==> flow/design.v <==
module mult(input [3:0] a, input [3:0] b, output reg [8:0] c
    );
always@(*)
c= a*b;
endmodule
module ad(input [8:0] a1, input [8:0] b1, output reg [9:0] c1
    );
always@(*)
c1= a1+b1;
endmodule
module ad2(input [8:0] a2, input [9:0] b2, output reg [10:0] c2
    );
always@(*)
c2= a2+b2;
endmodule
module ad3(input [8:0] a3, input [10:0] b3, output reg [11:0] c3
    );
always@(*)
c3= a3+b3;
endmodule
`timescale 1ns / 1ps
module mem_ram (input clk, wren, 
                input [3:0] d11,input [3:0] d12,input [3:0] d13,input [3:0] d14,input [3:0] d15,input [3:0] d16,input [3:0] d17,input [3:0]d18,
					 input [3:0] d21,input [3:0] d22,input [3:0] d23,input [3:0] d24,input [3:0] d25,input [3:0] d26,input [3:0] d27,input [3:0]d28,
					 input [3:0] d31,input [3:0] d32,input [3:0] d33,input [3:0] d34,input [3:0] d35,input [3:0] d36,input [3:0] d37,input [3:0]d38,
					 input [3:0] d41,input [3:0] d42,input [3:0] d43,input [3:0] d44,input [3:0] d45,input [3:0] d46,input [3:0] d47,input [3:0]d48,
					 input [3:0] r1,input [3:0] r2,
					 input [3:0] r3,input [3:0] r4,
					 output [11:0] w_sum11,
					 output [11:0] w_sum12,
					 output [11:0] w_sum13,
					 output [11:0] w_sum14,
					 output [11:0] w_sum15,
					 output [11:0] w_sum16,
					 output [11:0] w_sum17,
					 output [11:0] w_sum18
					 );
  reg [31:0] mem [3:0];  
  wire [8:0] p11, p21,p31,p41;
  wire [8:0] p12, p22,p32,p42;
  wire [8:0] p13, p23,p33,p43;
  wire [8:0] p14, p24,p34,p44;
  wire [8:0] p15, p25,p35,p45;
  wire [8:0] p16, p26,p36,p46;
  wire [8:0] p17, p27,p37,p47;
  wire [8:0] p18, p28,p38,p48;
wire [9:0] s11,s12,s13,s14,s15,s16,s17,s18;
wire [10:0] s21,s22,s23,s24,s25,s26,s27,s28;
wire [11:0] s31,s32,s33,s34,s35,s36,s37,s38;
  always @(posedge clk) 
      begin
            if (wren) begin
                mem[0][31-:4]<=d11;
					 mem[0][27-:4] <=d12;
					 mem[0][23-:4]<=d13;
					 mem[0][19-:4]<=d14;
					 mem[0][15-:4]<=d15;
					 mem[0][11-:4]<=d16;
					 mem[0][7-:4]<=d17;
					 mem[0][3-:4]<=d18;
					 mem[1][31-:4]<=d21;
					 mem[1][27-:4] <=d22;
					 mem[1][23-:4]<=d23;
					 mem[1][19-:4]<=d24;
					 mem[1][15-:4]<=d25;
					 mem[1][11-:4]<=d26;
					 mem[1][7-:4]<=d27;
					 mem[1][3-:4]<=d28;
					 mem[2][31-:4]<=d31;
					 mem[2][27-:4] <=d32;
					 mem[2][23-:4]<=d33;
					 mem[2][19-:4]<=d34;
					 mem[2][15-:4]<=d35;
					 mem[2][11-:4]<=d36;
					 mem[2][7-:4]<=d37;
					 mem[2][3-:4]<=d38;
					 mem[3][31-:4]<=d41;
					 mem[3][27-:4] <=d42;
					 mem[3][23-:4]<=d43;
					 mem[3][19-:4]<=d44;
					 mem[3][15-:4]<=d45;
					 mem[3][11-:4]<=d46;
					 mem[3][7-:4]<=d47;
					 mem[3][3-:4]<=d48;
            end
		end		 
generate
   mult m11(.a(r1),
				.b(mem[0][31-:4]),
				.c(p11) 
				);
	mult m21(
	         .a(r2),
				.b(mem[1][31-:4]),
				.c(p21)
	         );		
   mult m31(
	         .a(r3),
				.b(mem[2][31-:4]),
				.c(p31)
	         );		
   mult m41(
	         .a(r4),
				.b(mem[3][31-:4]), 
				.c(p41)
	         );	
  ad add11 ( 
            .a1(p11),
				.b1(p21),
				.c1(s11)
           );  
  ad2 add21 (
            .b2(s11),
				.a2(p31),
				.c2(s21)
          );
  ad3 add31 (
             .b3(s21),
				 .a3(p41),
				 .c3(s31)
				 );
    mult m12(.a(r1),
				.b(mem[0][27-:4]),
				.c(p12)
				);
	mult m22(
	         .a(r2),
				.b(mem[1][27-:4]),
				.c(p22)
	         );		
   mult m32(
	         .a(r3),
				.b(mem[2][27-:4]),
				.c(p32)
	         );		
   mult m42(
	         .a(r4),
				.b(mem[3][27-:4]), 
				.c(p42)
	         );	
  ad add12 ( 
            .a1(p12),
				.b1(p22),
				.c1(s12)
           );  
  ad2 add22 (
            .b2(s12),
				.a2(p32),
				.c2(s22)
          );
  ad3 add32 (
             .b3(s22),
				 .a3(p42),
				 .c3(s32)
				 );
   mult m13(.a(r1),
				.b(mem[0][23-:4]),
				.c(p13)
				);
	mult m23(
	         .a(r2),
				.b(mem[1][23-:4]),
				.c(p23)
	         );		
   mult m33(
	         .a(r3),
				.b(mem[2][23-:4]),
				.c(p33)
	         );		
   mult m43(
	         .a(r4),
				.b(mem[3][23-:4]), 
				.c(p43)
	         );	
  ad add13 ( 
            .a1(p13),
				.b1(p23),
				.c1(s13)
           );  
  ad2 add23 (
            .b2(s13),
				.a2(p33),
				.c2(s23)
          );
  ad3 add33 (
             .b3(s23),
				 .a3(p43),
				 .c3(s33)
				 );
  mult m14(.a(r1),
				.b(mem[0][19-:4]),
				.c(p14)
				);
	mult m24(
	         .a(r2),
				.b(mem[1][19-:4]),
				.c(p24)
	         );		
   mult m34(
	         .a(r3),
				.b(mem[2][19-:4]),
				.c(p34)
	         );		
   mult m44(
	         .a(r4),
				.b(mem[3][19-:4]), 
				.c(p44)
	         );	
  ad add14 ( 
            .a1(p14),
				.b1(p24),
				.c1(s14)
           );  
  ad2 add24 (
            .b2(s14),
				.a2(p34),
				.c2(s24)
          );
  ad3 add34 (
             .b3(s24),
				 .a3(p44),
				 .c3(s34)
				 );
  mult m15(.a(r1),
				.b(mem[0][15-:4]),
				.c(p15)
				);
	mult m25(
	         .a(r2),
				.b(mem[1][15-:4]),
				.c(p25)
	         );		
   mult m35(
	         .a(r3),
				.b(mem[2][15-:4]),
				.c(p35)
	         );		
   mult m45(
	         .a(r4),
				.b(mem[3][15-:4]), 
				.c(p45)
	         );	
  ad add15 ( 
            .a1(p15),
				.b1(p25),
				.c1(s15)
           );  
  ad2 add25 (
            .b2(s15),
				.a2(p35),
				.c2(s25)
          );
  ad3 add35 (
             .b3(s25),
				 .a3(p45),
				 .c3(s35)
				 );
   mult m16(.a(r1),
				.b(mem[0][11-:4]),
				.c(p16)
				);
	mult m26(
	         .a(r2),
				.b(mem[1][11-:4]),
				.c(p26)
	         );		
   mult m36(
	         .a(r3),
				.b(mem[2][11-:4]),
				.c(p36)
	         );		
   mult m46(
	         .a(r4),
				.b(mem[3][11-:4]), 
				.c(p46)
	         );	
  ad add16 ( 
            .a1(p16),
				.b1(p26),
				.c1(s16)
           );  
  ad2 add26 (
            .b2(s16),
				.a2(p36),
				.c2(s26)
          );
  ad3 add36 (
             .b3(s26),
				 .a3(p46),
				 .c3(s36)
				 );
   mult m17(.a(r1),
				.b(mem[0][7-:4]),
				.c(p17)
				);
	mult m27(
	         .a(r2),
				.b(mem[1][7-:4]),
				.c(p27)
	         );		
   mult m37(
	         .a(r3),
				.b(mem[2][7-:4]),
				.c(p37)
	         );		
   mult m47(
	         .a(r4),
				.b(mem[3][7-:4]), 
				.c(p47)
	         );	
  ad add17 ( 
            .a1(p17),
				.b1(p27),
				.c1(s17)
           );  
  ad2 add27 (
            .b2(s17),
				.a2(p37),
				.c2(s27)
          );
  ad3 add37 (
             .b3(s27),
				 .a3(p47),
				 .c3(s37)
				 );
  mult m18(.a(r1),
				.b(mem[0][3-:4]),
				.c(p18)
				);
	mult m28(
	         .a(r2),
				.b(mem[1][3-:4]),
				.c(p28)
	         );		
   mult m38(
	         .a(r3),
				.b(mem[2][3-:4]),
				.c(p38)
	         );		
   mult m48(
	         .a(r4),
				.b(mem[3][3-:4]), 
				.c(p48)
	         );	
  ad add18 ( 
            .a1(p18),
				.b1(p28),
				.c1(s18)
           );  
  ad2 add28 (
            .b2(s18),
				.a2(p38),
				.c2(s28)
          );
  ad3 add38 (
             .b3(s28),
				 .a3(p48),
				 .c3(s38)
				 );
assign w_sum11 =s31;
assign w_sum12 =s32;
assign w_sum13 =s33;
assign w_sum14 =s34;
assign w_sum15 =s35;
assign w_sum16 =s36;
assign w_sum17 =s37;
assign w_sum18 =s38;
endgenerate
endmodule
# Tool chain data of mem_ram
# What the tools print for mem_ram, step after step.
# Lines are those of the file above, counted from 1.
# The mark - stands for no value.
[design]
design = "mem_ram"
clock = "clk"
cell_library = "sky130hd"
corner = "tt_025C_1v80"

# Word-level counts
# Yosys after proc, flatten, opt, wreduce and memory -nomap, before mapping. Enables and synchronous resets that opt folds into registers are not counted as muxes. Print and check cells are not counted. Equal cells are merged and count once.
[op_classes]
addsub = 24
multipliers = 32
[op_table]
columns = ["operator", "n"]
rows = [
  ["4-bit by 4-bit multiplier with 8-bit output", 32],
  ["8-bit by 10-bit adder with 11-bit output", 8],
  ["8-bit by 9-bit adder with 10-bit output", 8],
  ["8-bit by 8-bit adder with 9-bit output", 8],
]
[word_totals]
regBits = 128
elab_cells = 88
output_inout_bits = 96
inputBits = 146

# Depth
# Yosys ltp: most cells in a row. Word level: on the elaborated netlist, between registers, memories and ports. Mapped: between sequential cells and ports; inverters and the memories' decode and read muxes count.
[depth]
ltp_word = 4
abc_area = 0
ltp_mapped = 19

# Netlist
# The flow's flattened synthesis, as Yosys stat reports it; memories are mapped. The netlist is that of the ABC_AREA named above (0 if unset); the other value can give another one.
[mapped]
seqArea_um2 = 3843.7
yosys_area_um2 = 21848.5
buffers = 56
stdcells = 2174
ff_cells = 128
[types]
columns = ["type", "n", "type_area_um2"]
rows = [
  ["sky130_fd_sc_hd__fa_1", 384, 7.69E+03],
  ["sky130_fd_sc_hd__edfxtp_1", 128, 3.84E+03],
  ["sky130_fd_sc_hd__ha_1", 288, 3.6E+03],
  ["sky130_fd_sc_hd__and2_1", 348, 2.18E+03],
  ["sky130_fd_sc_hd__inv_1", 575, 2158.32],
  ["sky130_fd_sc_hd__nand2_1", 183, 686.909],
  ["sky130_fd_sc_hd__clkbuf_1", 48, 180.173],
  ["sky130_fd_sc_hd__a21oi_1", 35, 175.168],
  ["sky130_fd_sc_hd__xnor2_1", 20, 175.168],
  ["sky130_fd_sc_hd__xor2_1", 14, 122.618],
  ["sky130_fd_sc_hd__a21o_1", 13, 97.594],
  ["sky130_fd_sc_hd__o21a_1", 12, 90.086],
  ["sky130_fd_sc_hd__o21ai_0", 16, 80.077],
  ["sky130_fd_sc_hd__a211oi_2", 6, 75.072],
  ["sky130_fd_sc_hd__buf_4", 8, 60.058],
  ["sky130_fd_sc_hd__mux2i_1", 6, 60.058],
  ["sky130_fd_sc_hd__nor2_1", 16, 60.058],
  ["sky130_fd_sc_hd__a211oi_1", 7, 52.55],
]
# Other cell types: 23; their cells: 67.
# The figures by module come from a second, unflattened synthesis with its own total; it is not the netlist above.
[hier_totals]
hier_cells = 3088
hier_area_um2 = 28577.4
# Each row is one instance without its submodules.
[modules]
columns = ["module", "mod_area_um2", "cells", "instances", "mod_seq_area_um2"]
rows = [
  ["mult", 459.2, 53, 32, 0.0],
  ["mem_ram", 3843.7, 128, 1, 3843.7],
  ["ad3", 475.5, 63, 8, 0.0],
  ["ad2", 431.7, 53, 8, 0.0],
  ["ad", 347.8, 42, 8, 0.0],
]

# Path before layout
# Source: OpenSTA report_checks on the synthesized netlist (no wires, ideal clock, input and output delay 20% of the period each), path of least setup slack; recovery checks are left aside. Register names are those of the netlist, which keeps one name where synthesis merged equal registers.
[synth_path]
path_kind = "input -> output"
startpoint = "input port r4[3]"
endpoint = "output port w_sum12[10]"
path_delay_ns = 4.473
out_delay_ns = 2.000
arrival_ns = 6.473
period_ns = 10.0
slack_ns = 1.527
path_buffers = 1
in_delay_ns = 2.000
required_time_ns = 8.000
path_stages = 16
period_less_setup_slack_ns = 8.473
# "path_delay_ns" is the arrival time less input delay plus setup time.
# A path that ends at an output port has no setup time.
# "path_stages": output pins that drive a net of the path, with the launching flip-flop's if there is one; two outputs of one cell count as two.
# "period_less_setup_slack_ns" is the clock period less the worst setup slack; recovery checks do not enter. This is arithmetic on one report: input and output delays are still those of the set period (20% each).
# Between the ends stands the longest chain of elaborated cells between them, by number of cells; it is not shown to be the way that was timed. Of several equally long chains one is given.
# Each line given opens the expression or statement behind the cell; cells for indexed reads and writes are added by Yosys, which also makes memories of some case tables.
[synth_between]
cell_sequence = "sky130_fd_sc_hd__clkbuf_1 -> sky130_fd_sc_hd__nand2_1 -> sky130_fd_sc_hd__fa_1 -> sky130_fd_sc_hd__fa_1 -> sky130_fd_sc_hd__inv_1 -> sky130_fd_sc_hd__fa_1 -> sky130_fd_sc_hd__fa_1 -> sky130_fd_sc_hd__fa_1 -> sky130_fd_sc_hd__inv_1 -> sky130_fd_sc_hd__fa_1 -> sky130_fd_sc_hd__inv_1 -> sky130_fd_sc_hd__ha_1 -> sky130_fd_sc_hd__a211o_1 -> sky130_fd_sc_hd__a21oi_2 -> sky130_fd_sc_hd__a21oi_1 -> sky130_fd_sc_hd__o21a_1"
elab_chain_len = 2
cone_cells = 2
lines_between = 2
classes_between = "add/sub: 1; mul: 1"
[synth_lines]
columns = ["item", "line_no", "text"]
rows = [
  ["start: declaration", 28, "input [3:0] r3,input [3:0] r4,"],
  ["4-bit by 4-bit multiplier with 8-bit output", 4, "c= a*b;"],
  ["8-bit by 10-bit adder with 11-bit output", 19, "c3= a3+b3;"],
  ["end: declaration", 30, "output [11:0] w_sum12,"],
]

# Path in the finished layout
# From the final timing report of run 1: the path of least setup slack in the routed layout; clock arrival at registers is part of the times.
[layout_path]
path_kind = "input -> output"
startpoint = "input port r4[3]"
endpoint = "output port w_sum18[8]"
required_time_ns = 10.08
period_ns = 12.6
path_buffers = 3
in_delay_ns = 2.52
slack_ns = 1.62
out_delay_ns = 2.52
arrival_ns = 8.46
path_stages = 18
# Between the ends stands the longest chain of elaborated cells between them, by number of cells; it is not shown to be the way that was timed. Of several equally long chains one is given.
[layout_between]
cell_sequence = "sky130_fd_sc_hd__buf_2 -> sky130_fd_sc_hd__buf_12 -> sky130_fd_sc_hd__nand2_1 -> sky130_fd_sc_hd__fa_1 -> sky130_fd_sc_hd__fa_1 -> sky130_fd_sc_hd__inv_1 -> sky130_fd_sc_hd__fa_1 -> sky130_fd_sc_hd__fa_1 -> sky130_fd_sc_hd__fa_1 -> sky130_fd_sc_hd__inv_1 -> sky130_fd_sc_hd__fa_1 -> sky130_fd_sc_hd__inv_1 -> sky130_fd_sc_hd__ha_1 -> sky130_fd_sc_hd__a211o_1 -> sky130_fd_sc_hd__a21oi_2 -> sky130_fd_sc_hd__a21oi_1 -> sky130_fd_sc_hd__nor2b_1 -> sky130_fd_sc_hd__clkdlybuf4s50_1"
elab_chain_len = 2
cone_cells = 2
lines_between = 2
classes_between = "add/sub: 1; mul: 1"
[layout_lines]
columns = ["item", "line_no", "text"]
rows = [
  ["start: declaration", 28, "input [3:0] r3,input [3:0] r4,"],
  ["4-bit by 4-bit multiplier with 8-bit output", 4, "c= a*b;"],
  ["8-bit by 10-bit adder with 11-bit output", 19, "c3= a3+b3;"],
  ["end: declaration", 36, "output [11:0] w_sum18"],
]

# Flow measurements of mem_ram on sky130hd: 2 stored runs with different settings, listed in no order. Input and output delays are each 20% of the period that was set; the output load is 0.01 pF.
# "clock_period_reached_ns" means the clock period less the worst setup slack. The figure is calculated, with input and output delays left at 20% of the set period.
# "critical_path_time_ns" = time allowed to the worst setup path (clock period - input delay - output delay, where it has them) - its slack; a late launch clock adds to it, a late capture clock takes from it.
# "total_power_uw" is the tool's figure for a default switching activity; nothing was simulated.

[[run]]
name = "run 1"
[run.settings]
CAP_MARGIN = 30
CELL_PAD_IN_SITES_DETAIL_PLACEMENT = 2
CELL_PAD_IN_SITES_GLOBAL_PLACEMENT = 1
CORE_UTILIZATION = 18
GPL_TIMING_DRIVEN = 1
PLACE_DENSITY_LB_ADDON = 0.09
SETUP_SLACK_MARGIN = 0.31
SLEW_MARGIN = 5
TNS_END_PERCENT = 40
period_ns = 12.6
CORE_MARGIN = 2
[run.results]
critical_path_time_ns = 5.94
timing.worst_path_kind = "input -> output"
synth_chip_area_um2 = 21848.5
finish.utilization_pct = 22.3
finalCellArea_um2 = 26731.9
die_area_um2 = 124182.0
total_power_uw = 8531
fin_hold_ws_ns = 2.547
setup_tns_ns = 0.000
worst_setup_slack_ns = 1.620
clock_period_reached_ns = 10.980

[[run]]
name = "run 2"
[run.settings]
ABC_AREA = 1
CELL_PAD_IN_SITES_DETAIL_PLACEMENT = 2
CORE_MARGIN = 5
CTS_CLUSTER_DIAMETER = 51
GPL_ROUTABILITY_DRIVEN = 0
HOLD_SLACK_MARGIN = 0.26
MIN_ROUTING_LAYER = "met1"
PLACE_DENSITY = 0.74
TNS_END_PERCENT = 85
period_ns = 6.15
CAP_MARGIN = 20
CORE_UTILIZATION = 40
SLEW_MARGIN = 20
[run.results]
outcome = "not finished: clock tree synthesis ended with error DPL-0033"
